==> flow/design.v <==
module median
#(
    parameter MEM_DATA_WIDTH = 32,
    parameter LUT_ADDR_WIDTH = 10,  
    parameter MEM_ADDR_WIDTH = 10,  
    parameter PIXEL_DATA_WIDTH = 8,
    parameter IMG_WIDTH  = 320,
    parameter IMG_HEIGHT = 320
)(
    input clk,  
    input rst_n,  
    input [31:0] word0,
    input [31:0] word1,
    input [31:0] word2,
    output [PIXEL_DATA_WIDTH-1:0] pixel1,
    output [PIXEL_DATA_WIDTH-1:0] pixel2,
    output [PIXEL_DATA_WIDTH-1:0] pixel3,
    output [PIXEL_DATA_WIDTH-1:0] pixel4,
    output [LUT_ADDR_WIDTH-1:0] raddr_a,
    output [LUT_ADDR_WIDTH-1:0] raddr_b,
    output [LUT_ADDR_WIDTH-1:0] raddr_c,
    output [MEM_ADDR_WIDTH-1:0] waddr
);
    wire [PIXEL_DATA_WIDTH-1:0] x2_y1;
    wire [PIXEL_DATA_WIDTH-1:0] x2_y0;
    wire [PIXEL_DATA_WIDTH-1:0] x2_ym1;
    wire [PIXEL_DATA_WIDTH-1:0] x1_y1;
    wire [PIXEL_DATA_WIDTH-1:0] x1_y0;
    wire [PIXEL_DATA_WIDTH-1:0] x1_ym1;
    wire [PIXEL_DATA_WIDTH-1:0] x0_y1;
    wire [PIXEL_DATA_WIDTH-1:0] x0_y0;
    wire [PIXEL_DATA_WIDTH-1:0] x0_ym1;
    wire [PIXEL_DATA_WIDTH-1:0] xm1_y1;
    wire [PIXEL_DATA_WIDTH-1:0] xm1_y0;
    wire [PIXEL_DATA_WIDTH-1:0] xm1_ym1;
    assign x2_y1   = word0[PIXEL_DATA_WIDTH-1:0];
    assign x2_y0   = word1[PIXEL_DATA_WIDTH-1:0];
    assign x2_ym1  = word2[PIXEL_DATA_WIDTH-1:0];
    assign x1_y1   = word0[(PIXEL_DATA_WIDTH*2)-1:PIXEL_DATA_WIDTH];
    assign x1_y0   = word1[(PIXEL_DATA_WIDTH*2)-1:PIXEL_DATA_WIDTH];
    assign x1_ym1  = word2[(PIXEL_DATA_WIDTH*2)-1:PIXEL_DATA_WIDTH];
    assign x0_y1   = word0[(PIXEL_DATA_WIDTH*3)-1:(PIXEL_DATA_WIDTH*2)];
    assign x0_y0   = word1[(PIXEL_DATA_WIDTH*3)-1:(PIXEL_DATA_WIDTH*2)];
    assign x0_ym1  = word2[(PIXEL_DATA_WIDTH*3)-1:(PIXEL_DATA_WIDTH*2)];
    assign xm1_y1  = word0[(PIXEL_DATA_WIDTH*4)-1:(PIXEL_DATA_WIDTH*3)];
    assign xm1_y0  = word1[(PIXEL_DATA_WIDTH*4)-1:(PIXEL_DATA_WIDTH*3)];
    assign xm1_ym1 = word2[(PIXEL_DATA_WIDTH*4)-1:(PIXEL_DATA_WIDTH*3)];
    wire [PIXEL_DATA_WIDTH-1:0] c3l;
    wire [PIXEL_DATA_WIDTH-1:0] c3h;
    wire [PIXEL_DATA_WIDTH-1:0] c3m;
    wire [PIXEL_DATA_WIDTH-1:0] c3l_reg;
    wire [PIXEL_DATA_WIDTH-1:0] c3h_reg;
    wire [PIXEL_DATA_WIDTH-1:0] c3m_reg;
    wire [PIXEL_DATA_WIDTH-1:0] c2l;
    wire [PIXEL_DATA_WIDTH-1:0] c2h;
    wire [PIXEL_DATA_WIDTH-1:0] c2m;
    wire [PIXEL_DATA_WIDTH-1:0] c2l_reg;
    wire [PIXEL_DATA_WIDTH-1:0] c2h_reg;
    wire [PIXEL_DATA_WIDTH-1:0] c2m_reg;
    wire [PIXEL_DATA_WIDTH-1:0] c1l;
    wire [PIXEL_DATA_WIDTH-1:0] c1h;
    wire [PIXEL_DATA_WIDTH-1:0] c1m;
    wire [PIXEL_DATA_WIDTH-1:0] c0h;
    wire [PIXEL_DATA_WIDTH-1:0] c0m;
    wire [PIXEL_DATA_WIDTH-1:0] c0l;
    wire [PIXEL_DATA_WIDTH-1:0] p1_sig;
    wire [PIXEL_DATA_WIDTH-1:0] p2_sig;
    wire [PIXEL_DATA_WIDTH-1:0] p3_sig;
    state_machine
    #(
        .LUT_ADDR_WIDTH(LUT_ADDR_WIDTH),
        .IMG_WIDTH(IMG_WIDTH),
        .IMG_HEIGHT(IMG_HEIGHT)
    ) window_contol (
        .clk(clk),  
        .rst_n(rst_n),  
        .raddr_a(raddr_a),
        .raddr_b(raddr_b),
        .raddr_c(raddr_c),
        .waddr(waddr)
    );
    common_network
    #(
        .DATA_WIDTH(PIXEL_DATA_WIDTH)
    ) common_network_u0 (
        .x2_y1(x2_y1),
        .x2_y0(x2_y0),
        .x2_ym1(x2_ym1),
        .x1_y1(x1_y1),
        .x1_y0(x1_y0),
        .x1_ym1(x1_ym1),
        .x0_y1(x0_y1),
        .x0_y0(x0_y0),
        .x0_ym1(x0_ym1),
        .xm1_y1(xm1_y1),
        .xm1_y0(xm1_y0),
        .xm1_ym1(xm1_ym1),
        .c3l(c3l),
        .c3h(c3h),
        .c3m(c3m),
        .c2l(c2l),
        .c2h(c2h),
        .c2m(c2m),
        .c1l(c1l),
        .c1h(c1h),
        .c1m(c1m),
        .c0h(c0h),
        .c0m(c0m),
        .c0l(c0l)
    );
    dff_3_pipe
    #(
        .DATA_WIDTH(PIXEL_DATA_WIDTH)
    ) dff_c3_pipe (
        .clk(clk),
        .rst_n(rst_n),
        .d0(c3h),
        .d1(c3m),
        .d2(c3l),
        .q0(c3h_reg),
        .q1(c3m_reg),
        .q2(c3l_reg)
    );
    dff_3_pipe
    #(
        .DATA_WIDTH(PIXEL_DATA_WIDTH)
    ) dff_c2_pipe (
        .clk(clk),
        .rst_n(rst_n),
        .d0(c2h),
        .d1(c2m),
        .d2(c2l),
        .q0(c2h_reg),
        .q1(c2m_reg),
        .q2(c2l_reg)
    );
    dff_3_pipe
    #(
        .DATA_WIDTH(PIXEL_DATA_WIDTH)
    ) dff_out_pipe (
        .clk(clk),
        .rst_n(rst_n),
        .d0(p1_sig),
        .d1(p2_sig),
        .d2(p3_sig),
        .q0(pixel1),
        .q1(pixel2),
        .q2(pixel3)
    );
    pixel_network
    #(
        .DATA_WIDTH(PIXEL_DATA_WIDTH)
    ) pixel_network_u0 (
        .c3h(c1h),
        .c3m(c1m),
        .c3l(c1l),
        .c2h(c0h),
        .c2m(c0m),
        .c2l(c0l),
        .c1h(c3h_reg),
        .c1m(c3m_reg),
        .c1l(c3l_reg),
        .median(p1_sig)
    );
    pixel_network
    #(
        .DATA_WIDTH(PIXEL_DATA_WIDTH)
    ) pixel_network_u1 (
        .c3h(c2h),
        .c3m(c2m),
        .c3l(c2l),
        .c2h(c1h),
        .c2m(c1m),
        .c2l(c1l),
        .c1h(c0h),
        .c1m(c0m),
        .c1l(c0l),
        .median(p2_sig)
    );
    pixel_network
    #(
        .DATA_WIDTH(PIXEL_DATA_WIDTH)
    ) pixel_network_u2 (
        .c3h(c3h),
        .c3m(c3m),
        .c3l(c3l),
        .c2h(c2h),
        .c2m(c2m),
        .c2l(c2l),
        .c1h(c1h),
        .c1m(c1m),
        .c1l(c1l),
        .median(p3_sig)
    );
    pixel_network
    #(
        .DATA_WIDTH(PIXEL_DATA_WIDTH)
    ) pixel_network_u3 (
        .c3h(c0h),
        .c3m(c0m),
        .c3l(c0l),
        .c2h(c3h_reg),
        .c2m(c3m_reg),
        .c2l(c3l_reg),
        .c1h(c2h_reg),
        .c1m(c2m_reg),
        .c1l(c2l_reg),
        .median(pixel4)
    );
endmodule
module node
#(
    parameter DATA_WIDTH = 8,
    parameter LOW_MUX = 1,  
    parameter HI_MUX = 1  
)(
    input [DATA_WIDTH-1:0] data_a,
    input [DATA_WIDTH-1:0] data_b,
    output reg [DATA_WIDTH-1:0] data_hi,
    output reg [DATA_WIDTH-1:0] data_lo
);
    reg sel0;
    always @(*)
    begin : comparator
        if( data_b > data_a) begin
            sel0 = 1'b0;  
        end else begin
            sel0 = 1'b1;  
        end
    end
    always @(*)
    begin : mux_lo_hi
        case (sel0)
            1'b0 :
            begin
                if(LOW_MUX == 1)
                    data_lo = data_a;
                if(HI_MUX == 1)
                    data_hi = data_b;
            end
            1'b1 :
            begin
                if(LOW_MUX == 1)
                    data_lo = data_b;
                if(HI_MUX == 1)
                    data_hi = data_a;
            end
            default :
            begin
                data_lo = {DATA_WIDTH{1'b0}};
                data_hi = {DATA_WIDTH{1'b0}};
            end
        endcase
    end
endmodule
module pixel_network
#(
    parameter DATA_WIDTH = 8
)(
    input [DATA_WIDTH-1:0] c3h,
    input [DATA_WIDTH-1:0] c3m,
    input [DATA_WIDTH-1:0] c3l,
    input [DATA_WIDTH-1:0] c2h,
    input [DATA_WIDTH-1:0] c2m,
    input [DATA_WIDTH-1:0] c2l,
    input [DATA_WIDTH-1:0] c1h,
    input [DATA_WIDTH-1:0] c1m,
    input [DATA_WIDTH-1:0] c1l,
    output [DATA_WIDTH-1:0] median
);
    wire [DATA_WIDTH-1:0] node_u0_lo;
    wire [DATA_WIDTH-1:0] node_u1_hi;
    wire [DATA_WIDTH-1:0] node_u1_lo;
    wire [DATA_WIDTH-1:0] node_u2_hi;
    wire [DATA_WIDTH-1:0] node_u3_lo;
    wire [DATA_WIDTH-1:0] node_u4_hi;
    wire [DATA_WIDTH-1:0] node_u5_hi;
    wire [DATA_WIDTH-1:0] node_u6_lo;
    wire [DATA_WIDTH-1:0] node_u7_hi;
    wire [DATA_WIDTH-1:0] node_u7_lo;
    wire [DATA_WIDTH-1:0] node_u8_hi;
    node
    #(
        .DATA_WIDTH(DATA_WIDTH),
        .LOW_MUX(1),  
        .HI_MUX(0)  
    ) node_u0 (
        .data_a(c3h),
        .data_b(c2h),
        .data_lo(node_u0_lo)
    );
    node
    #(
        .DATA_WIDTH(DATA_WIDTH),
        .LOW_MUX(1),  
        .HI_MUX(1)  
    ) node_u1 (
        .data_a(c3m),
        .data_b(c2m),
        .data_hi(node_u1_hi),
        .data_lo(node_u1_lo)
    );
    node
    #(
        .DATA_WIDTH(DATA_WIDTH),
        .LOW_MUX(0),  
        .HI_MUX(1)  
    ) node_u2 (
        .data_a(c2l),
        .data_b(c1l),
        .data_hi(node_u2_hi)
    );
    node
    #(
        .DATA_WIDTH(DATA_WIDTH),
        .LOW_MUX(1),  
        .HI_MUX(0)  
    ) node_u3 (
        .data_a(node_u0_lo),
        .data_b(c1h),
        .data_lo(node_u3_lo)
    );
    node
    #(
        .DATA_WIDTH(DATA_WIDTH),
        .LOW_MUX(0),  
        .HI_MUX(1)  
    ) node_u4 (
        .data_a(node_u1_lo),
        .data_b(c1m),
        .data_hi(node_u4_hi)
    );
    node
    #(
        .DATA_WIDTH(DATA_WIDTH),
        .LOW_MUX(0),  
        .HI_MUX(1)  
    ) node_u5 (
        .data_a(c3l),
        .data_b(node_u2_hi),
        .data_hi(node_u5_hi)
    );
    node
    #(
        .DATA_WIDTH(DATA_WIDTH),
        .LOW_MUX(1),  
        .HI_MUX(0)  
    ) node_u6 (
        .data_a(node_u1_hi),
        .data_b(node_u4_hi),
        .data_lo(node_u6_lo)
    );
    node
    #(
        .DATA_WIDTH(DATA_WIDTH),
        .LOW_MUX(1),  
        .HI_MUX(1)  
    ) node_u7 (
        .data_a(node_u3_lo),
        .data_b(node_u6_lo),
        .data_hi(node_u7_hi),
        .data_lo(node_u7_lo)
    );
    node
    #(
        .DATA_WIDTH(DATA_WIDTH),
        .LOW_MUX(0),  
        .HI_MUX(1)  
    ) node_u8 (
        .data_a(node_u7_lo),
        .data_b(node_u5_hi),
        .data_hi(node_u8_hi)
    );
    node
    #(
        .DATA_WIDTH(DATA_WIDTH),
        .LOW_MUX(1),  
        .HI_MUX(0)  
    ) node_u9 (
        .data_a(node_u7_hi),
        .data_b(node_u8_hi),
        .data_lo(median)
    );
endmodule
module state_machine
#(
    parameter LUT_ADDR_WIDTH = 10,
    parameter IMG_WIDTH = 234,
    parameter IMG_HEIGHT = 234
)(
    input clk,  
    input rst_n,  
    output reg [LUT_ADDR_WIDTH-1:0] raddr_a,
    output reg [LUT_ADDR_WIDTH-1:0] raddr_b,
    output reg [LUT_ADDR_WIDTH-1:0] raddr_c,
    output reg [LUT_ADDR_WIDTH-1:0] waddr,
    output reg [1:0] window_line_counter,
    output reg [9:0] window_column_counter,
    output reg [9:0] memory_shift
);
    reg valid;
    always @(posedge clk or negedge rst_n)
    begin : out_memory_counter
        if(~rst_n) begin
            waddr <= {LUT_ADDR_WIDTH{1'b0}};
        end else if(valid) begin
            waddr <= waddr + 1'b1;
        end
    end
    always @(posedge clk or negedge rst_n)
    begin : addr_counter
        if(~rst_n) begin
            window_column_counter <= 10'd0;
            window_line_counter <= 2'b00;
            valid <= 1'b0;
            raddr_a <= {LUT_ADDR_WIDTH{1'b0}};
            raddr_b <= {LUT_ADDR_WIDTH{1'b0}};
            raddr_c <= {LUT_ADDR_WIDTH{1'b0}};
        end else begin
            if(window_column_counter != ((IMG_WIDTH/4)-1)) begin
                window_column_counter <= window_column_counter + 1'b1;
                valid <= 1'b1;
                raddr_a <= raddr_a + 1'b1;
                raddr_b <= raddr_b + 1'b1;
                raddr_c <= raddr_c + 1'b1;
            end else begin
                window_column_counter <= 10'd0;
                case (window_line_counter)
                    2'b00 :
                    begin
                        raddr_a <= raddr_a + 1'b1;
                        raddr_b <= raddr_b - window_column_counter;
                        raddr_c <= raddr_c - window_column_counter;
                        window_line_counter = window_line_counter + 1'b1;
                    end
                    2'b01 :
                    begin
                        raddr_b <= raddr_b + 1'b1;
                        raddr_a <= raddr_a - window_column_counter;
                        raddr_c <= raddr_c - window_column_counter;
                        window_line_counter = window_line_counter + 1'b1;
                    end
                    2'b10 :
                    begin
                        raddr_b <= raddr_b - window_column_counter;
                        raddr_a <= raddr_a - window_column_counter;
                        raddr_c <= raddr_c + 1'b1;
                        window_line_counter = 2'b00;
                    end
                    default :
                    begin
                        raddr_a <= {LUT_ADDR_WIDTH{1'b0}};
                        raddr_b <= {LUT_ADDR_WIDTH{1'b0}};
                        raddr_c <= {LUT_ADDR_WIDTH{1'b0}};
                    end
                endcase
            end
        end
    end
endmodule
module dff_3_pipe
#(
    parameter DATA_WIDTH = 8
)(
    input clk,
    input rst_n,
    input [DATA_WIDTH-1:0] d0,
    input [DATA_WIDTH-1:0] d1,
    input [DATA_WIDTH-1:0] d2,
    output reg [DATA_WIDTH-1:0] q0,
    output reg [DATA_WIDTH-1:0] q1,
    output reg [DATA_WIDTH-1:0] q2
);
always @(posedge clk or negedge rst_n)
begin : register_bank_3u
    if(~rst_n) begin
        q0 <= {DATA_WIDTH{1'b0}};
        q1 <= {DATA_WIDTH{1'b0}};
        q2 <= {DATA_WIDTH{1'b0}};
    end else begin
        q0 <= d0;
        q1 <= d1;
        q2 <= d2;
    end
end
endmodule
module common_network
#(
    parameter DATA_WIDTH = 8
)(
    input [DATA_WIDTH-1:0] x2_y1,
    input [DATA_WIDTH-1:0] x2_y0,
    input [DATA_WIDTH-1:0] x2_ym1,
    input [DATA_WIDTH-1:0] x1_y1,
    input [DATA_WIDTH-1:0] x1_y0,
    input [DATA_WIDTH-1:0] x1_ym1,
    input [DATA_WIDTH-1:0] x0_y1,
    input [DATA_WIDTH-1:0] x0_y0,
    input [DATA_WIDTH-1:0] x0_ym1,
    input [DATA_WIDTH-1:0] xm1_y1,
    input [DATA_WIDTH-1:0] xm1_y0,
    input [DATA_WIDTH-1:0] xm1_ym1,
    output [DATA_WIDTH-1:0] c3l,
    output [DATA_WIDTH-1:0] c3h,
    output [DATA_WIDTH-1:0] c3m,
    output [DATA_WIDTH-1:0] c2l,
    output [DATA_WIDTH-1:0] c2h,
    output [DATA_WIDTH-1:0] c2m,
    output [DATA_WIDTH-1:0] c1l,
    output [DATA_WIDTH-1:0] c1h,
    output [DATA_WIDTH-1:0] c1m,
    output [DATA_WIDTH-1:0] c0h,
    output [DATA_WIDTH-1:0] c0m,
    output [DATA_WIDTH-1:0] c0l
);
    wire [DATA_WIDTH-1:0] node_u0_hi;
    wire [DATA_WIDTH-1:0] node_u0_lo;
    wire [DATA_WIDTH-1:0] node_u1_hi;
    wire [DATA_WIDTH-1:0] node_u1_lo;
    wire [DATA_WIDTH-1:0] node_u2_hi;
    wire [DATA_WIDTH-1:0] node_u2_lo;
    wire [DATA_WIDTH-1:0] node_u3_hi;
    wire [DATA_WIDTH-1:0] node_u3_lo;
    wire [DATA_WIDTH-1:0] node_u4_hi;
    wire [DATA_WIDTH-1:0] node_u4_lo;
    wire [DATA_WIDTH-1:0] node_u5_hi;
    wire [DATA_WIDTH-1:0] node_u5_lo;
    wire [DATA_WIDTH-1:0] node_u6_hi;
    wire [DATA_WIDTH-1:0] node_u6_lo;
    wire [DATA_WIDTH-1:0] node_u7_hi;
    wire [DATA_WIDTH-1:0] node_u7_lo;
    wire [DATA_WIDTH-1:0] node_u8_hi;
    wire [DATA_WIDTH-1:0] node_u8_lo;
    wire [DATA_WIDTH-1:0] node_u9_hi;
    wire [DATA_WIDTH-1:0] node_u9_lo;
    wire [DATA_WIDTH-1:0] node_u10_hi;
    wire [DATA_WIDTH-1:0] node_u10_lo;
    wire [DATA_WIDTH-1:0] node_u11_hi;
    wire [DATA_WIDTH-1:0] node_u11_lo;
    wire [DATA_WIDTH-1:0] node_u12_hi;
    wire [DATA_WIDTH-1:0] node_u12_lo;
    assign c3l = node_u4_lo;
    assign c3h = node_u8_hi;
    assign c3m = node_u8_lo;
    assign c2l = node_u5_lo;
    assign c2h = node_u9_hi;
    assign c2m = node_u9_lo;
    assign c1l = node_u6_lo;
    assign c1h = node_u10_hi;
    assign c1m = node_u10_lo;
    assign c0h = node_u11_hi;
    assign c0m = node_u11_lo;
    assign c0l = node_u7_lo;
    node
    #(
        .DATA_WIDTH(DATA_WIDTH),
        .LOW_MUX(1),  
        .HI_MUX(1)  
    ) node_u0 (
        .data_a(x2_y1),
        .data_b(x2_y0),
        .data_hi(node_u0_hi),
        .data_lo(node_u0_lo)
    );
    node
    #(
        .DATA_WIDTH(DATA_WIDTH),
        .LOW_MUX(1),  
        .HI_MUX(1)  
    ) node_u1 (
        .data_a(x1_y1),
        .data_b(x1_y0),
        .data_hi(node_u1_hi),
        .data_lo(node_u1_lo)
    );
    node
    #(
        .DATA_WIDTH(DATA_WIDTH),
        .LOW_MUX(1),  
        .HI_MUX(1)  
    ) node_u2 (
        .data_a(x0_y1),
        .data_b(x0_y0),
        .data_hi(node_u2_hi),
        .data_lo(node_u2_lo)
    );
    node
    #(
        .DATA_WIDTH(DATA_WIDTH),
        .LOW_MUX(1),  
        .HI_MUX(1)  
    ) node_u3 (
        .data_a(xm1_y1),
        .data_b(xm1_y0),
        .data_hi(node_u3_hi),
        .data_lo(node_u3_lo)
    );
    node
    #(
        .DATA_WIDTH(DATA_WIDTH),
        .LOW_MUX(1),  
        .HI_MUX(1)  
    ) node_u4 (
        .data_a(node_u0_lo),
        .data_b(x2_ym1),
        .data_hi(node_u4_hi),
        .data_lo(node_u4_lo)
    );
    node
    #(
        .DATA_WIDTH(DATA_WIDTH),
        .LOW_MUX(1),  
        .HI_MUX(1)  
    ) node_u5 (
        .data_a(node_u1_lo),
        .data_b(x1_ym1),
        .data_hi(node_u5_hi),
        .data_lo(node_u5_lo)
    );
    node
    #(
        .DATA_WIDTH(DATA_WIDTH),
        .LOW_MUX(1),  
        .HI_MUX(1)  
    ) node_u6 (
        .data_a(node_u2_lo),
        .data_b(x0_ym1),
        .data_hi(node_u6_hi),
        .data_lo(node_u6_lo)
    );
    node
    #(
        .DATA_WIDTH(DATA_WIDTH),
        .LOW_MUX(1),  
        .HI_MUX(1)  
    ) node_u7 (
        .data_a(node_u3_lo),
        .data_b(xm1_ym1),
        .data_hi(node_u7_hi),
        .data_lo(node_u7_lo)
    );
    node
    #(
        .DATA_WIDTH(DATA_WIDTH),
        .LOW_MUX(1),  
        .HI_MUX(1)  
    ) node_u8 (
        .data_a(node_u0_hi),
        .data_b(node_u4_hi),
        .data_hi(node_u8_hi),
        .data_lo(node_u8_lo)
    );
    node
    #(
        .DATA_WIDTH(DATA_WIDTH),
        .LOW_MUX(1),  
        .HI_MUX(1)  
    ) node_u9 (
        .data_a(node_u1_hi),
        .data_b(node_u5_hi),
        .data_hi(node_u9_hi),
        .data_lo(node_u9_lo)
    );
    node
    #(
        .DATA_WIDTH(DATA_WIDTH),
        .LOW_MUX(1),  
        .HI_MUX(1)  
    ) node_u10 (
        .data_a(node_u2_hi),
        .data_b(node_u6_hi),
        .data_hi(node_u10_hi),
        .data_lo(node_u10_lo)
    );
    node
    #(
        .DATA_WIDTH(DATA_WIDTH),
        .LOW_MUX(1),  
        .HI_MUX(1)  
    ) node_u11 (
        .data_a(node_u3_hi),
        .data_b(node_u7_hi),
        .data_hi(node_u11_hi),
        .data_lo(node_u11_lo)
    );
endmodule
======== From RTL to reports: median ========
Tool output for the design above, in the order of the flow.
Lines are those of the file above, counted from 1.
Operators carry their Yosys type and port widths (W data, S select, Z words).
Library cell names are shortened.
Not given: -
inputs
  top ..................................... median
  clock input ............................. clk
  cell library ............................ sky130hd
  timing corner ........................... tt_025C_1v80

======== Elaborated design ========
Counts by Yosys on the flattened word-level netlist (proc, flatten, opt, wreduce; memories kept). Register bits leave out memories and registers merged into their read ports (data or address). Print and check cells are left out. Cells with the same type and inputs are merged into one.
operators by class
  bitwise gates (word level) .............. 1
  magnitude comparators ................... 52
  muxes and demuxes ....................... 132
  $add $sub $neg .......................... 9
  eq/ne operators ......................... 3
  reduce/logical cells .................... 6
operators by type and width
  kind                     count
  $pmux W8 S2              72
  $gt A8 B8 Y1             52
  $pmux W10 S2             3
  $mux W1                  52
  $add A10 B1 Y10 const B  5
  $mux W10                 4
  $sub A10 B10 Y10         3
  $ne A10 B7 Y1 const B    1
  $reduce_or A2 Y1         3
  $pmux W2 S2              1
  $add A2 B1 Y2 const B    1
  $eq A2 B1 Y1 const B     1
  $eq A2 B2 Y1 const B     1
  $logic_not A2 Y1         1
  $reduce_and A2 Y1        1
  $reduce_bool A2 Y1       1
  $not A1 Y1               1
bit counts
  input bits .............................. 98
  output and inout bits ................... 72
  bits in registers ....................... 125
  word-level cells ........................ 219

======== Depth ========
Yosys ltp: most cells in a row. Word level: on the elaborated netlist, between registers, memories and ports. Mapped: between sequential cells and ports; inverters and the memories' decode and read muxes count.
logic depth
  depth in word-level cells ............... 27
  ABC_AREA ................................ 1
  gate-level depth with buffers ........... 107
  depth with buffers taken out ............ 100

======== Netlist ========
Yosys stat after the flow's synthesis: flattened, memories mapped to cells. It holds for the ABC_AREA given above (unset counts as 0); a run with the other value may have another netlist.
The area totals of this step are shown rounded.
mapped netlist
  cell area after synthesis ............... 22,290 um^2
  area of sequential cells ................ 3,128 um^2
  cell count .............................. 3,554
  mapped flip-flops ....................... 125
  buffers ................................. 77
cells by type
  type      count  area in all (um^2)
  ha_1      429    5.37E+03
  nand2_1   981    3.68E+03
  dfrtp_1   125    3,128
  o21ai_0   409    2.05E+03
  inv_1     521    1.96E+03
  nand3_1   189    945.907
  a21oi_1   185    925.888
  nor2_1    204    765.734
  nand2_2   40     250.24
  clkbuf_1  66     247.738
  a211oi_1  32     240.23
  and2_1    38     237.728
  xor2_1    26     227.718
  o21ai_1   38     190.182
  xnor2_1   17     148.893
  nand4_1   21     131.376
  or2_2     19     118.864
  nand2_4   10     112.608
Other cell types: 41; their cells: 204.

======== Timing after synthesis ========
Path of least setup slack by OpenSTA after synthesis, without wires, with an ideal clock, recovery checks aside; 20% of the period is set as input and as output delay. Where synthesis merged equal registers, the netlist keeps one of their names.
timing after synthesis
  path kind ............................... input-to-output
  start point ............................. in word0[29]
  end point ............................... out pixel4[5]
  launch time at the first pin ............ 6,000 ps
  delay of the path ....................... 11,918 ps
  required time ........................... 24,000 ps
  slack ................................... 6,082 ps
  clock period ............................ 30,000 ps
  external input delay .................... 6,000 ps
  arrival ................................. 17,918 ps
  external output delay ................... 6,000 ps
  driving pins on the path ................ 77
  path buffers ............................ 11
  period reached after synthesis .......... 23,918 ps
"delay of the path" = arrival - input delay + setup time.
A path that ends at an output port has no setup time.
"driving pins on the path" counts driving pins, that of a launching flip-flop among them; a cell with two outputs on the path counts twice.
"period reached after synthesis" is the clock period less the worst setup slack; recovery checks do not enter. This is arithmetic on one report: input and output delays are still those of the set period (20% each).
The rows between start and end are the longest chain of elaborated cells between them; the timing report does not say that the signal goes this way. Where chains are equally long, one stands for them.
A line is the first line of the expression or statement that the cell stems from. Yosys adds cells for indexed reads and writes and turns some case tables into memories.
between the ends, after synthesis
  path through ............................ inv_1 ha_1 a21oi_1 nor2_1 nor2_1 nand3_2 nand2_2 buf_2 clkbuf_1 nand2_1 o21ai_0 inv_1 ha_1 a21oi_1 o21bai_1 a221oi_1 nand2_1 nand2_2 [41 not listed] o21ai_1 inv_1 ha_1 nand4_4 nand2_4 nand2_1 and2_1 ha_1 inv_1 nor2_1 nor2_1 o21ai_0 nand2_1 a21boi_0 inv_1 clkbuf_1 or2_1 nand2_1
  cells in the longest elaborated chain ... 27
  elaborated cells on any way between the ends .. 41
  source lines of those cells ............. 2
  those cells by class .................... compare: 12; mux: 29
RTL lines, path after synthesis
  item                line  source
  start: declaration  12    input [31:0] word0,
  $gt A8 B8 Y1        225   if( data_b > data_a) begin
  $mux W1             225
  $pmux W8 S2         233   case (sel0)
  $gt A8 B8 Y1        225
  $mux W1             225
  $pmux W8 S2         233
  $gt A8 B8 Y1        225
  [13 not listed]     -
  $pmux W8 S2         233
  $gt A8 B8 Y1        225
  $mux W1             225
  $pmux W8 S2         233
  $gt A8 B8 Y1        225
  $mux W1             225
  $pmux W8 S2         233
  end: declaration    18    output [PIXEL_DATA_WIDTH-1:0] pixel4,

======== Worst path after layout ========
Path of least setup slack in the final report of stored run 1 (OpenROAD, finished layout, wires in). Where an end is a register, its clock arrival counts in the times.
The report prints the path's times to 10 ps; the period is as set.
timing after layout
  path kind ............................... input-to-output
  start point ............................. in word0[27]
  end point ............................... out pixel4[4]
  arrival ................................. 18,410 ps
  external output delay ................... 6,000 ps
  path buffers ............................ 8
  driving pins on the path ................ 79
  external input delay .................... 6,000 ps
  slack ................................... 5,590 ps
  clock period ............................ 30,000 ps
  launch time at the first pin ............ 6,000 ps
  required time ........................... 24,000 ps
The rows between start and end are the longest chain of elaborated cells between them; the timing report does not say that the signal goes this way. Where chains are equally long, one stands for them.
between the ends, after layout
  path through ............................ clkdlybuf4s50_1 inv_1 ha_1 a21oi_1 o21ai_1 nand2_1 nand3_4 nand2_4 nand2_1 o21ai_1 inv_1 ha_1 a21o_1 a221oi_2 nand2_2 nand2_4 buf_4 o21ai_0 [43 not listed] nor2_1 a211oi_2 nand2_2 nand2_4 nand2_1 and2_1 ha_1 inv_1 nor2_1 nor2_1 o21ai_0 nand2_1 a21boi_4 clkinv_4 buf_4 or2_0 nand2_1 dlymetal6s2s_1
  cells in the longest elaborated chain ... 27
  elaborated cells on any way between the ends .. 41
  source lines of those cells ............. 2
  those cells by class .................... compare: 12; mux: 29
RTL lines, path after layout
  item                line  source
  start: declaration  12    input [31:0] word0,
  $gt A8 B8 Y1        225   if( data_b > data_a) begin
  $mux W1             225
  $pmux W8 S2         233   case (sel0)
  $gt A8 B8 Y1        225
  $mux W1             225
  $pmux W8 S2         233
  $gt A8 B8 Y1        225
  [13 not listed]     -
  $pmux W8 S2         233
  $gt A8 B8 Y1        225
  $mux W1             225
  $pmux W8 S2         233
  $gt A8 B8 Y1        225
  $mux W1             225
  $pmux W8 S2         233
  end: declaration    18    output [PIXEL_DATA_WIDTH-1:0] pixel4,

Measured results for median: 3 stored runs of the Yosys and OpenROAD flow on sky130hd. The settings differ; the order carries no meaning. The constraints put input and output delay at 20% of the set period each and load the outputs with 0.01 pF.
By "achieved period" is meant the clock period of the run minus its worst setup slack. This is arithmetic on one report: input and output delays are still those of the set period (20% each).
"time of the worst setup path" means the part of the period allowed to the worst setup path (the constraints hold back 20% at inputs and 20% at outputs) less its slack; where the path has registers, the arrival times of their clocks count too.
"time of the worst setup path" is known to 10 ps.
Measured values are rounded.

---- stored run 1 ----
settings
  ABC_AREA = 1
  CAP_MARGIN = 15
  CELL_PAD_IN_SITES_GLOBAL_PLACEMENT = 1
  CORE_UTILIZATION = 40
  CTS_CLUSTER_DIAMETER = 181
  MAX_ROUTING_LAYER = met4
  MIN_ROUTING_LAYER = met1
  SETUP_SLACK_MARGIN = 5.0
  period_ns = 30.0
  CORE_MARGIN = 2
  SLEW_MARGIN = 20
results
  worst setup slack after layout .......... 5,588 ps
  time of the worst setup path ............ 12,410 ps
  worst path kind ......................... input-to-output
  achieved period ......................... 24,412 ps
  worst-case hold slack ................... 482 ps
  utilization after routing ............... 47.6 %
  die outline area ........................ 57,630 um^2
  standard-cell area after layout ......... 26,240 um^2
  final setup TNS ......................... 0 ps
  mapped cell area after synthesis ........ 22,290 um^2

---- stored run 2 ----
settings
  CAP_MARGIN = 20
  CELL_PAD_IN_SITES_GLOBAL_PLACEMENT = 2
  CORE_UTILIZATION = 69
  SLEW_MARGIN = 20
  TNS_END_PERCENT = 70
  period_ns = 35.4
  CORE_MARGIN = 2
results
  no final report: placement broke off with GPL-0301

---- stored run 3 ----
settings
  ABC_AREA = 0
  CAP_MARGIN = 30
  CELL_PAD_IN_SITES_GLOBAL_PLACEMENT = 3
  CORE_ASPECT_RATIO = 1.07
  CORE_UTILIZATION = 64
  CTS_CLUSTER_SIZE = 49
  MIN_ROUTING_LAYER = met2
  TNS_END_PERCENT = 100
  period_ns = 30.6
  CORE_MARGIN = 2
  SLEW_MARGIN = 20
results
  no final report: placement broke off with GPL-0301
